==> flow/design.v <==
`timescale 1ns/1ps
module pic_buffer_v2 #(
    parameter DSIZE = 8,
    parameter IMAGE_WIDTH = 256,
    parameter IMAGE_LENGTH= 256,
    parameter BUFFER_SIZE = IMAGE_WIDTH*2+3
) (
	input               clk, 
    input               rst_n,
    input               frame_start,
    input               shift,
	input  [DSIZE-1:0]  sr_in,
    output rng_flag,
    output              sr_pixel_valid,
    output [DSIZE-1:0]  sr_pixel_0, sr_pixel_1, sr_pixel_2,
    output [DSIZE-1:0]  sr_pixel_3, sr_pixel_4, sr_pixel_5,
    output [DSIZE-1:0]  sr_pixel_6, sr_pixel_7, sr_pixel_8 
);
localparam IMAGE_SIZE           = IMAGE_WIDTH*IMAGE_LENGTH;
localparam ISIZE                = $clog2(IMAGE_SIZE+1);
localparam STARTING_OFFSET      = IMAGE_WIDTH+1;
localparam BUFFER_TOP_OFFSET    = IMAGE_WIDTH+2-1;
localparam BUFFER_BOT_OFFSET    = IMAGE_SIZE-IMAGE_WIDTH-1;
localparam WSIZE                = $clog2(IMAGE_WIDTH+1);
localparam CSIZE                = $clog2(STARTING_OFFSET);
localparam TOP_LIMIT = 2*IMAGE_WIDTH-1;
localparam BOT_LIMIT = IMAGE_SIZE-IMAGE_WIDTH-1;
reg [DSIZE-1:0] sr [BUFFER_SIZE-1:0];
reg 			sr_valid;
reg [ISIZE-1:0] image_counter;
reg [WSIZE-1:0] column_counter;
reg [CSIZE-1:0] offset_counter;
wire bottom_shift;
wire init_tag,t_tag,rm_tag,b_tag,r_tag,cm_tag,l_tag;
reg activate_rng;
assign rng_flag = activate_rng;
always @(posedge clk, negedge rst_n) begin
    if (!rst_n) begin
        activate_rng    <= 1'b0;
    end else begin
        if (offset_counter == IMAGE_WIDTH || offset_counter == IMAGE_WIDTH + 1) begin
            activate_rng <= 1'b1;
        end else if (!shift) begin
            activate_rng <= 1'b0;
        end
    end
end
always @(posedge clk, negedge rst_n) begin
    if (!rst_n) begin
        image_counter   <=  'd0;
        column_counter  <=  'd0;
        offset_counter <='d0;
        sr_valid        <= 1'b0;
    end else if (frame_start) begin
        image_counter       <=  'd0;
        offset_counter      <=  'd0;
        column_counter      <=  'd0;
        sr_valid            <= 1'b0;
    end else if ((shift) && (offset_counter <  STARTING_OFFSET)) begin
        sr_valid            <= 1'b0;
        image_counter       <=  'd0;
        column_counter      <=  'd0;
        if (offset_counter == STARTING_OFFSET-1) begin
            offset_counter  <= STARTING_OFFSET;
        end else begin
            offset_counter  <= offset_counter + 'd1;
        end
    end else if (((shift || bottom_shift) && init_tag) && (image_counter != IMAGE_SIZE)) begin
        sr_valid <= 1'b1;
        image_counter <= image_counter + 1;
        if ( column_counter == IMAGE_WIDTH) begin
            column_counter <= 'd1;
        end else begin
            column_counter <= column_counter+ 1;
        end
    end else if ((image_counter == IMAGE_SIZE)) begin
        sr_valid <= 1'b0;
        image_counter <=  'd0;
    end
end
integer n;
always @ (posedge clk)begin
    for (n = BUFFER_SIZE-1; n>0; n = n-1) begin
        sr[n] <= sr[n-1];
    end
    if (shift == 1'b1) begin
        sr[0] <= sr_in;
    end else begin
        sr[0] <= 'd0;
    end
end
assign sr_pixel_valid = sr_valid;
assign bottom_shift = sr_valid && image_counter >= IMAGE_SIZE - IMAGE_WIDTH - 1 && image_counter  <= IMAGE_SIZE;
assign init_tag = offset_counter == STARTING_OFFSET;
assign l_tag    = sr_valid && column_counter == 'd1;
assign r_tag    = sr_valid && column_counter == IMAGE_WIDTH;
assign t_tag    = sr_valid && image_counter  <= 0+IMAGE_WIDTH;
assign b_tag    = sr_valid && image_counter  >= IMAGE_SIZE - IMAGE_WIDTH + 1 && image_counter  <= IMAGE_SIZE;
assign cm_tag   = sr_valid && !(r_tag || l_tag);
assign rm_tag   = sr_valid && !(t_tag || b_tag);
assign sr_pixel_0 = 
(t_tag)?(   
        (r_tag)?    (sr[IMAGE_WIDTH * 1 + 2]):
        (cm_tag)?   (sr[IMAGE_WIDTH * 1 + 2]):
                    (sr[IMAGE_WIDTH * 1 + 1]) 
):(
(rm_tag)?(
        (r_tag)?    (sr[IMAGE_WIDTH * 2 + 2]):
        (cm_tag)?   (sr[IMAGE_WIDTH * 2 + 2]):
                    (sr[IMAGE_WIDTH * 2 + 1]) 
):(
(b_tag)?(
        (r_tag)?    (sr[IMAGE_WIDTH * 2 + 2]):
        (cm_tag)?   (sr[IMAGE_WIDTH * 2 + 2]):
                    (sr[IMAGE_WIDTH * 2 + 1]) 
):('d0)
));
assign sr_pixel_1 = 
(t_tag)?(   
        (r_tag)?    (sr[IMAGE_WIDTH * 1 + 1]):
        (cm_tag)?   (sr[IMAGE_WIDTH * 1 + 1]):
                    (sr[IMAGE_WIDTH * 1 + 1]) 
):(
(rm_tag)?(
        (r_tag)?    (sr[IMAGE_WIDTH * 2 + 1]):
        (cm_tag)?   (sr[IMAGE_WIDTH * 2 + 1]):
                    (sr[IMAGE_WIDTH * 2 + 1]) 
):(
(b_tag)?(
        (r_tag)?    (sr[IMAGE_WIDTH * 2 + 1]):
        (cm_tag)?   (sr[IMAGE_WIDTH * 2 + 1]):
                    (sr[IMAGE_WIDTH * 2 + 1]) 
):('d0)
));
assign sr_pixel_2 = 
(t_tag)?(   
        (r_tag)?    (sr[IMAGE_WIDTH * 1 + 1]):
        (cm_tag)?   (sr[IMAGE_WIDTH * 1 + 0]):
                    (sr[IMAGE_WIDTH * 1 + 0]) 
):(
(rm_tag)?(
        (r_tag)?    (sr[IMAGE_WIDTH * 2 + 1]):
        (cm_tag)?   (sr[IMAGE_WIDTH * 2 + 0]):
                    (sr[IMAGE_WIDTH * 2 + 0]) 
):(
(b_tag)?(
        (r_tag)?    (sr[IMAGE_WIDTH * 2 + 1]):
        (cm_tag)?   (sr[IMAGE_WIDTH * 2 + 0]):
                    (sr[IMAGE_WIDTH * 2 + 0]) 
):('d0)
));
assign sr_pixel_3 = 
(t_tag)?(   
        (r_tag)?    (sr[IMAGE_WIDTH * 1 + 2]):
        (cm_tag)?   (sr[IMAGE_WIDTH * 1 + 2]):
                    (sr[IMAGE_WIDTH * 1 + 1]) 
):(
(rm_tag)?(
        (r_tag)?    (sr[IMAGE_WIDTH * 1 + 2]):
        (cm_tag)?   (sr[IMAGE_WIDTH * 1 + 2]):
                    (sr[IMAGE_WIDTH * 1 + 1]) 
):(
(b_tag)?(
        (r_tag)?    (sr[IMAGE_WIDTH * 1 + 2]):
        (cm_tag)?   (sr[IMAGE_WIDTH * 1 + 2]):
                    (sr[IMAGE_WIDTH * 1 + 1]) 
):('d0)
));
assign sr_pixel_4 = sr[IMAGE_WIDTH * 1 + 1]; 
assign sr_pixel_5 = 
(t_tag)?(   
        (r_tag)?    (sr[IMAGE_WIDTH * 1 + 1]):
        (cm_tag)?   (sr[IMAGE_WIDTH * 1 + 0]):
                    (sr[IMAGE_WIDTH * 1 + 0]) 
):(
(rm_tag)?(
        (r_tag)?    (sr[IMAGE_WIDTH * 1 + 1]):
        (cm_tag)?   (sr[IMAGE_WIDTH * 1 + 0]):
                    (sr[IMAGE_WIDTH * 1 + 0]) 
):(
(b_tag)?(
        (r_tag)?    (sr[IMAGE_WIDTH * 1 + 1]):
        (cm_tag)?   (sr[IMAGE_WIDTH * 1 + 0]):
                    (sr[IMAGE_WIDTH * 1 + 0]) 
):('d0)
));
assign sr_pixel_6 = 
(t_tag)?(   
        (r_tag)?    (sr[IMAGE_WIDTH * 0 + 2]):
        (cm_tag)?   (sr[IMAGE_WIDTH * 0 + 2]):
                    (sr[IMAGE_WIDTH * 0 + 1]) 
):(
(rm_tag)?(
        (r_tag)?    (sr[IMAGE_WIDTH * 0 + 2]):
        (cm_tag)?   (sr[IMAGE_WIDTH * 0 + 2]):
                    (sr[IMAGE_WIDTH * 0 + 1]) 
):(
(b_tag)?(
        (r_tag)?    (sr[IMAGE_WIDTH * 1 + 2]):
        (cm_tag)?   (sr[IMAGE_WIDTH * 1 + 2]):
                    (sr[IMAGE_WIDTH * 1 + 1]) 
):('d0)
));
assign sr_pixel_7 = 
(t_tag)?(   
        (r_tag)?    (sr[IMAGE_WIDTH * 0 + 1]):
        (cm_tag)?   (sr[IMAGE_WIDTH * 0 + 1]):
                    (sr[IMAGE_WIDTH * 0 + 1]) 
):(
(rm_tag)?(
        (r_tag)?    (sr[IMAGE_WIDTH * 0 + 1]):
        (cm_tag)?   (sr[IMAGE_WIDTH * 0 + 1]):
                    (sr[IMAGE_WIDTH * 0 + 1]) 
):(
(b_tag)?(
        (r_tag)?    (sr[IMAGE_WIDTH * 1 + 1]):
        (cm_tag)?   (sr[IMAGE_WIDTH * 1 + 1]):
                    (sr[IMAGE_WIDTH * 1 + 1]) 
):('d0)
));
assign sr_pixel_8 = 
(t_tag)?(   
        (r_tag)?    (sr[IMAGE_WIDTH * 0 + 1]):
        (cm_tag)?   (sr[IMAGE_WIDTH * 0 + 0]):
                    (sr[IMAGE_WIDTH * 0 + 0]) 
):(
(rm_tag)?(
        (r_tag)?    (sr[IMAGE_WIDTH * 0 + 1]):
        (cm_tag)?   (sr[IMAGE_WIDTH * 0 + 0]):
                    (sr[IMAGE_WIDTH * 0 + 0]) 
):(
(b_tag)?(
        (r_tag)?    (sr[IMAGE_WIDTH * 1 + 1]):
        (cm_tag)?   (sr[IMAGE_WIDTH * 1 + 0]):
                    (sr[IMAGE_WIDTH * 1 + 0]) 
):('d0)
 ));
endmodule
# From RTL to reports: pic_buffer_v2
# Module pic_buffer_v2 before and after one edit of its RTL, step after step.
# Lines under "orig" count in the file above, lines under "edited" in the edited file.
# "diff" is "edited" less "orig", of the values as shown; "change_rel_pct" is that difference over "orig", in percent.
# Cell names lack the library's common part.
# A cell with -- has no value.
[setup]
design = "pic_buffer_v2"
clk_port = "clk"
library = "sky130hd"
corner = "tt_025C_1v80"

# Diff
# Unified diff, file above to edited file.
# A script made this edit. It changes what the design does and was not meant as an optimisation.
# begin of diff
@@ -13,8 +13,12 @@
     output rng_flag,
     output              sr_pixel_valid,
-    output [DSIZE-1:0]  sr_pixel_0, sr_pixel_1, sr_pixel_2,
+    output [DSIZE-1:0]  sr_pixel_0_pin, sr_pixel_1, sr_pixel_2,
     output [DSIZE-1:0]  sr_pixel_3, sr_pixel_4, sr_pixel_5,
     output [DSIZE-1:0]  sr_pixel_6, sr_pixel_7, sr_pixel_8 
 );
+wire [DSIZE-1:0] sr_pixel_0;
+reg [DSIZE-1:0] sr_pixel_0_s1;
+always @(posedge clk) sr_pixel_0_s1 <= sr_pixel_0;
+assign sr_pixel_0_pin = sr_pixel_0_s1;
 localparam IMAGE_SIZE           = IMAGE_WIDTH*IMAGE_LENGTH;
 localparam ISIZE                = $clog2(IMAGE_SIZE+1);
# end of diff

# Elaborated design
# Source: Yosys, flattened and elaborated. Widths are those after wreduce. Registers that Yosys merges into a memory's read port (data or address) are not register bits. Print and check cells do not count. Equal cells are merged and count once.
[word_totals]
columns = ["element", "orig", "edited", "diff", "change_rel_pct"]
rows = [
  ["reg_bits", 4157, 4165, 8, 0.19],
  ["input_bits", 12, 12, 0, 0.00],
  ["output_inout_bits", 74, 74, 0, 0.00],
  ["word_cells", 604, 605, 1, 0.17],
]
[classes]
columns = ["element", "orig", "edited", "diff", "change_rel_pct"]
rows = [
  ["add_sub_neg", 3, 3, 0, 0.00],
  ["cmp", 5, 5, 0, 0.00],
  ["eq_ne", 7, 7, 0, 0.00],
  ["mux", 48, 48, 0, 0.00],
  ["n_reduce_logical", 21, 21, 0, 0.00],
]
[ops]
columns = ["cell", "orig", "edited", "diff", "change_rel_pct"]
rows = [
  ["8-bit two-way mux", 31, 31, 0, 0.00],
  ["1-bit logical AND", 12, 12, 0, 0.00],
  ["9-bit two-way mux", 7, 7, 0, 0.00],
  ["1-bit two-way mux", 6, 6, 0, 0.00],
  ["1-bit logical OR", 4, 4, 0, 0.00],
  ["17-bit two-way mux", 4, 4, 0, 0.00],
  ["9-bit == test (second input constant)", 3, 3, 0, 0.00],
  ["9-bit by 1-bit adder with 9-bit output (second input constant)", 2, 2, 0, 0.00],
  ["17-bit by 16-bit greater-or-equal comparator with 1-bit output (second input constant)", 2, 2, 0, 0.00],
  ["1-bit zero test", 2, 2, 0, 0.00],
  ["17-bit by 1-bit adder with 17-bit output (second input constant)", 1, 1, 0, 0.00],
  ["17-bit == test (second input constant)", 1, 1, 0, 0.00],
  ["9-bit by 1-bit == test with 1-bit output (second input constant)", 1, 1, 0, 0.00],
  ["17-bit less-or-equal comparator (second input constant)", 1, 1, 0, 0.00],
  ["17-bit by 9-bit less-or-equal comparator with 1-bit output (second input constant)", 1, 1, 0, 0.00],
  ["9-bit < comparator (second input constant)", 1, 1, 0, 0.00],
  ["17-bit inequality test (second input constant)", 1, 1, 0, 0.00],
  ["2-bit by 1-bit inequality test with 1-bit output (second input constant)", 1, 1, 0, 0.00],
  ["2-bit nonzero test", 1, 1, 0, 0.00],
  ["3-bit nonzero test", 1, 1, 0, 0.00],
  ["4-bit nonzero test", 1, 1, 0, 0.00],
]

# Logic depth
# Yosys ltp: most cells in a row. Word level: on the elaborated netlist, between registers, memories and ports. Mapped: between sequential cells and ports; inverters and the memories' decode and read muxes count.
[logic_depth]
columns = ["element", "orig", "edited", "diff", "change_rel_pct"]
rows = [
  ["word_depth", 10, 10, 0, 0.00],
  ["abc_area", "0", "0", "--", "--"],
  ["mapped_depth", 9, 8, -1, -11.11],
  ["ltp_nobuf", 7, 6, -1, -14.29],
]

# After synthesis
# The flow's flattened synthesis, as Yosys stat reports it; memories are mapped. The netlist is that of the ABC_AREA named above (0 if unset); the other value can give another one.
[synth_totals]
columns = ["element", "orig", "edited", "diff", "change_rel_pct"]
rows = [
  ["mapped_cells", 4599, 4612, 13, 0.28],
  ["yosys_area_um2", 86212.7, 86450.4, 237.7, 0.28],
  ["sequential_area_um2", 83405.0, 83565.1, 160.1, 0.19],
  ["ff_cells", 4157, 4165, 8, 0.19],
  ["buffers", 29, 38, 9, 31.03],
]
[by_type]
columns = ["cell_type", "orig", "edited", "diff", "change_rel_pct"]
rows = [
  ["mux2i_1", 33, 57, 24, 72.73],
  ["o21ai_0", 36, 14, -22, -61.11],
  ["nor2_1", 56, 36, -20, -35.71],
  ["nand2_1", 59, 41, -18, -30.51],
  ["nand3_1", 25, 43, 18, 72.00],
  ["a21oi_1", 10, 27, 17, 170.00],
  ["o22ai_1", 2, 18, 16, 800.00],
  ["xnor2_1", 16, 1, -15, -93.75],
  ["nand2b_1", 14, 3, -11, -78.57],
  ["o21ai_1", 11, 0, -11, -100.00],
  ["clkbuf_1", 16, 26, 10, 62.50],
  ["nor4_2", 10, 0, -10, -100.00],
  ["a21oi_2", 1, 10, 9, 900.00],
  ["dfxtp_1", 4120, 4128, 8, 0.19],
  ["mux2_2", 24, 16, -8, -33.33],
  ["o31ai_1", 10, 2, -8, -80.00],
  ["nor3_1", 5, 13, 8, 160.00],
  ["or3_1", 5, 13, 8, 160.00],
]
# Not every row of either side is listed.

# Timing after synthesis
# OpenSTA on the mapped netlist: ideal clock, no wires. The path of least setup slack (recovery checks aside). Input and output delay are each 20% of the period. Register names are those of the netlist, which keeps one name where synthesis merged equal registers.
[synth_path]
columns = ["element", "orig", "edited", "diff", "change_rel_pct"]
rows = [
  ["path_type", "reg-to-output", "reg-to-output", "--", "--"],
  ["from", "reg column_counter[4]", "reg image_counter[5]", "--", "--"],
  ["to", "out sr_pixel_2[0]", "out sr_pixel_6[1]", "--", "--"],
  ["clock_period_ns", 4.6, 4.6, 0.0, 0.00],
  ["out_delay_ns", 0.920, 0.920, 0.000, 0.00],
  ["launch_ns", 0.000, 0.000, 0.000, "--"],
  ["arrival_time_ns", 2.109, 2.028, -0.081, -3.84],
  ["required_ns", 3.680, 3.680, 0.000, 0.00],
  ["setup_slack_ns", 1.571, 1.652, 0.081, "--"],
  ["delay_ns", 2.109, 2.028, -0.081, -3.84],
  ["driving_pins", 9, 7, -2, -22.22],
  ["n_path_buf", 2, 1, -1, -50.00],
  ["period_less_setup_slack_ns", 3.029, 2.948, -0.081, -2.67],
]
# "delay_ns" = arrival - input delay + setup time.
# At an output port there is no setup time.
# "driving_pins" counts driving pins, that of a launching flip-flop among them; a cell with two outputs on the path counts twice.
# "period_less_setup_slack_ns" = period - worst setup slack (recovery checks aside). The figure is calculated, with input and output delays left at 20% of the set period.
# The rows between start and end are the longest chain of elaborated cells between them; the timing report does not say that the signal goes this way. Where chains are equally long, one stands for them.
# A line is the first line of the expression or statement that the cell stems from. Yosys adds cells for indexed reads and writes and turns some case tables into memories.
# At most two assigning lines are given for a register; there are more.
[synth_between_orig]
cell_sequence = "dfrtp_1 > or4_1 > nor3_2 > and3_1 > buf_4 > buf_4 > mux2_2 > nand2_1 > o21ai_0"
elab_chain_cells = 6
cells_between = 7
classes_between = "eq/ne (1); mux (5); reduce/logical (1)"
[synth_lines_orig]
columns = ["element", "line", "text"]
rows = [
  ["start: declaration", 31, "reg [WSIZE-1:0] column_counter;"],
  ["start: assignment", 51, "column_counter  <=  'd0;"],
  ["start: assignment", 74, "column_counter <= column_counter+ 1;"],
  ["9-bit == test", 96, "assign r_tag    = sr_valid && column_counter == IMAGE_WIDTH;"],
  ["1-bit logical AND", 96, ""],
  ["8-bit two-way mux", 147, "(r_tag)?    (sr[IMAGE_WIDTH * 2 + 1]):"],
  ["8-bit two-way mux", 146, "(b_tag)?("],
  ["8-bit two-way mux", 141, "(rm_tag)?("],
  ["8-bit two-way mux", 136, "(t_tag)?("],
  ["end: declaration", 15, "output [DSIZE-1:0]  sr_pixel_0, sr_pixel_1, sr_pixel_2,"],
]
[synth_between_edited]
cell_sequence = "dfrtp_1 > nor4_4 > nand4_2 > o211a_1 > o21ai_2 > buf_2 > mux2i_1"
elab_chain_cells = 8
cells_between = 12
classes_between = "compare (3); mux (3); reduce/logical (6)"
[synth_lines_edited]
columns = ["element", "line", "text"]
rows = [
  ["start: declaration", 34, "reg [ISIZE-1:0] image_counter;"],
  ["start: assignment", 54, "image_counter   <=  'd0;"],
  ["start: assignment", 74, "image_counter <= image_counter + 1;"],
  ["17-bit by 16-bit greater-or-equal comparator with 1-bit output", 102, "assign b_tag    = sr_valid && image_counter  >= IMAGE_SIZE - IMAGE_WIDTH + 1 && image_counter  <= IMAGE_SIZE;"],
  ["1-bit logical AND (2 in a row)", 102, ""],
  ["1-bit logical OR", 104, "assign rm_tag   = sr_valid && !(t_tag || b_tag);"],
  ["1-bit zero test", 104, ""],
  ["1-bit logical AND", 104, ""],
  ["8-bit two-way mux", 197, "(rm_tag)?("],
  ["8-bit two-way mux", 192, "(t_tag)?("],
  ["end: declaration", 17, "output [DSIZE-1:0]  sr_pixel_6, sr_pixel_7, sr_pixel_8"],
]

# Path in the finished layout
# From the final timing report of each run of set A: the path of least setup slack in the routed layout; clock arrival at registers is part of the times.
[layout_path]
columns = ["element", "orig", "edited", "diff", "change_rel_pct"]
rows = [
  ["path_type", "reg-to-output", "reg-to-output", "--", "--"],
  ["from", "reg column_counter[4]", "reg column_counter[6]", "--", "--"],
  ["to", "out sr_pixel_5[5]", "out sr_pixel_2[5]", "--", "--"],
  ["clock_period_ns", 4.47, 4.47, 0.00, 0.00],
  ["out_delay_ns", 0.89, 0.89, 0.00, 0.00],
  ["launch_ns", 0.86, 0.86, 0.00, 0.00],
  ["arrival_time_ns", 3.43, 3.39, -0.04, -1.17],
  ["required_ns", 3.58, 3.58, 0.00, 0.00],
  ["setup_slack_ns", 0.14, 0.19, 0.05, "--"],
  ["driving_pins", 9, 10, 1, 11.11],
  ["n_path_buf", 2, 4, 2, 100.00],
]
# The rows between start and end are the longest chain of elaborated cells between them; the timing report does not say that the signal goes this way. Where chains are equally long, one stands for them.
# At most two assigning lines are given for a register; there are more.
[layout_between_orig]
cell_sequence = "dfrtp_1 > or4_4 > nor3_4 > and3_4 > nand2_4 > buf_12 > mux2i_2 > nor2_1 > clkdlybuf4s50_1"
elab_chain_cells = 6
cells_between = 6
classes_between = "eq/ne (1); mux (4); reduce/logical (1)"
[layout_lines_orig]
columns = ["element", "line", "text"]
rows = [
  ["start: declaration", 31, "reg [WSIZE-1:0] column_counter;"],
  ["start: assignment", 51, "column_counter  <=  'd0;"],
  ["start: assignment", 74, "column_counter <= column_counter+ 1;"],
  ["9-bit == test", 96, "assign r_tag    = sr_valid && column_counter == IMAGE_WIDTH;"],
  ["1-bit logical AND", 96, ""],
  ["8-bit two-way mux", 182, "(r_tag)?    (sr[IMAGE_WIDTH * 1 + 1]):"],
  ["8-bit two-way mux", 181, "(b_tag)?("],
  ["8-bit two-way mux", 176, "(rm_tag)?("],
  ["8-bit two-way mux", 171, "(t_tag)?("],
  ["end: declaration", 16, "output [DSIZE-1:0]  sr_pixel_3, sr_pixel_4, sr_pixel_5,"],
]
[layout_between_edited]
cell_sequence = "dfrtp_1 > nor4_2 > buf_4 > and4_1 > nand2_1 > buf_4 > a21oi_2 > buf_4 > o22ai_1 > clkdlybuf4s50_1"
elab_chain_cells = 6
cells_between = 7
classes_between = "eq/ne (1); mux (5); reduce/logical (1)"
[layout_lines_edited]
columns = ["element", "line", "text"]
rows = [
  ["start: declaration", 35, "reg [WSIZE-1:0] column_counter;"],
  ["start: assignment", 55, "column_counter  <=  'd0;"],
  ["start: assignment", 78, "column_counter <= column_counter+ 1;"],
  ["9-bit == test", 100, "assign r_tag    = sr_valid && column_counter == IMAGE_WIDTH;"],
  ["1-bit logical AND", 100, ""],
  ["8-bit two-way mux", 151, "(r_tag)?    (sr[IMAGE_WIDTH * 2 + 1]):"],
  ["8-bit two-way mux", 150, "(b_tag)?("],
  ["8-bit two-way mux", 145, "(rm_tag)?("],
  ["8-bit two-way mux", 140, "(t_tag)?("],
  ["end: declaration", 15, "output [DSIZE-1:0]  sr_pixel_0_pin, sr_pixel_1, sr_pixel_2,"],
]

# Flow runs
# Runs of the flow (Yosys, OpenROAD) on both versions; the two runs of a pair have the same settings. The constraints put input and output delay at 20% of the set period each and load the outputs with 0.01 pF.
[settings_set_A]
CORE_UTILIZATION = 50
PLACE_DENSITY = 0.6
SYNTH_MEMORY_MAX_BITS = 16384
period_ns = 4.47
CAP_MARGIN = 20
CORE_MARGIN = 2
SLEW_MARGIN = 20
[measured_set_A]
columns = ["element", "orig", "edited", "diff", "change_rel_pct"]
rows = [
  ["ys_area_um2", 86212.7, 86450.4, 237.7, 0.28],
  ["dieArea_um2", 175762.0, 176245.0, 483.0, 0.27],
  ["final_util_pct", 59.7, 59.9, 0.2, "--"],
  ["setup_worst_slack_ns", 0.141, 0.190, 0.049, "--"],
  ["timing.setup.tns_ns", 0.000, 0.000, 0.000, "--"],
  ["total_power_w", 0.068349, 0.068768, 0.000419, 0.61],
  ["period_reached_ns", 4.329, 4.280, -0.049, -1.13],
]
[settings_set_B]
CORE_ASPECT_RATIO = 0.83
CORE_UTILIZATION = 57
GPL_ROUTABILITY_DRIVEN = 0
PLACE_DENSITY_LB_ADDON = 0.2
SETUP_SLACK_MARGIN = 1.01
SYNTH_MEMORY_MAX_BITS = 16384
TNS_END_PERCENT = 50
period_ns = 6.18
CAP_MARGIN = 20
CORE_MARGIN = 2
SLEW_MARGIN = 20
[measured_set_B]
columns = ["element", "orig", "edited", "diff", "change_rel_pct"]
rows = [
  ["ys_area_um2", 86212.7, 86450.4, 237.7, 0.28],
  ["dieArea_um2", 154393.0, 154811.0, 418.0, 0.27],
  ["final_util_pct", 67.6, 67.2, -0.4, "--"],
  ["setup_worst_slack_ns", 1.083, 1.195, 0.112, "--"],
  ["timing.setup.tns_ns", 0.000, 0.000, 0.000, "--"],
  ["total_power_w", 0.048559, 0.048695, 0.000136, 0.28],
  ["period_reached_ns", 5.097, 4.985, -0.112, -2.20],
]
# "period_reached_ns" means the clock period less the worst setup slack. The figure is calculated, with input and output delays left at 20% of the set period.
# "total_power_w": no workload was simulated; the value follows from the tool's default switching activity.
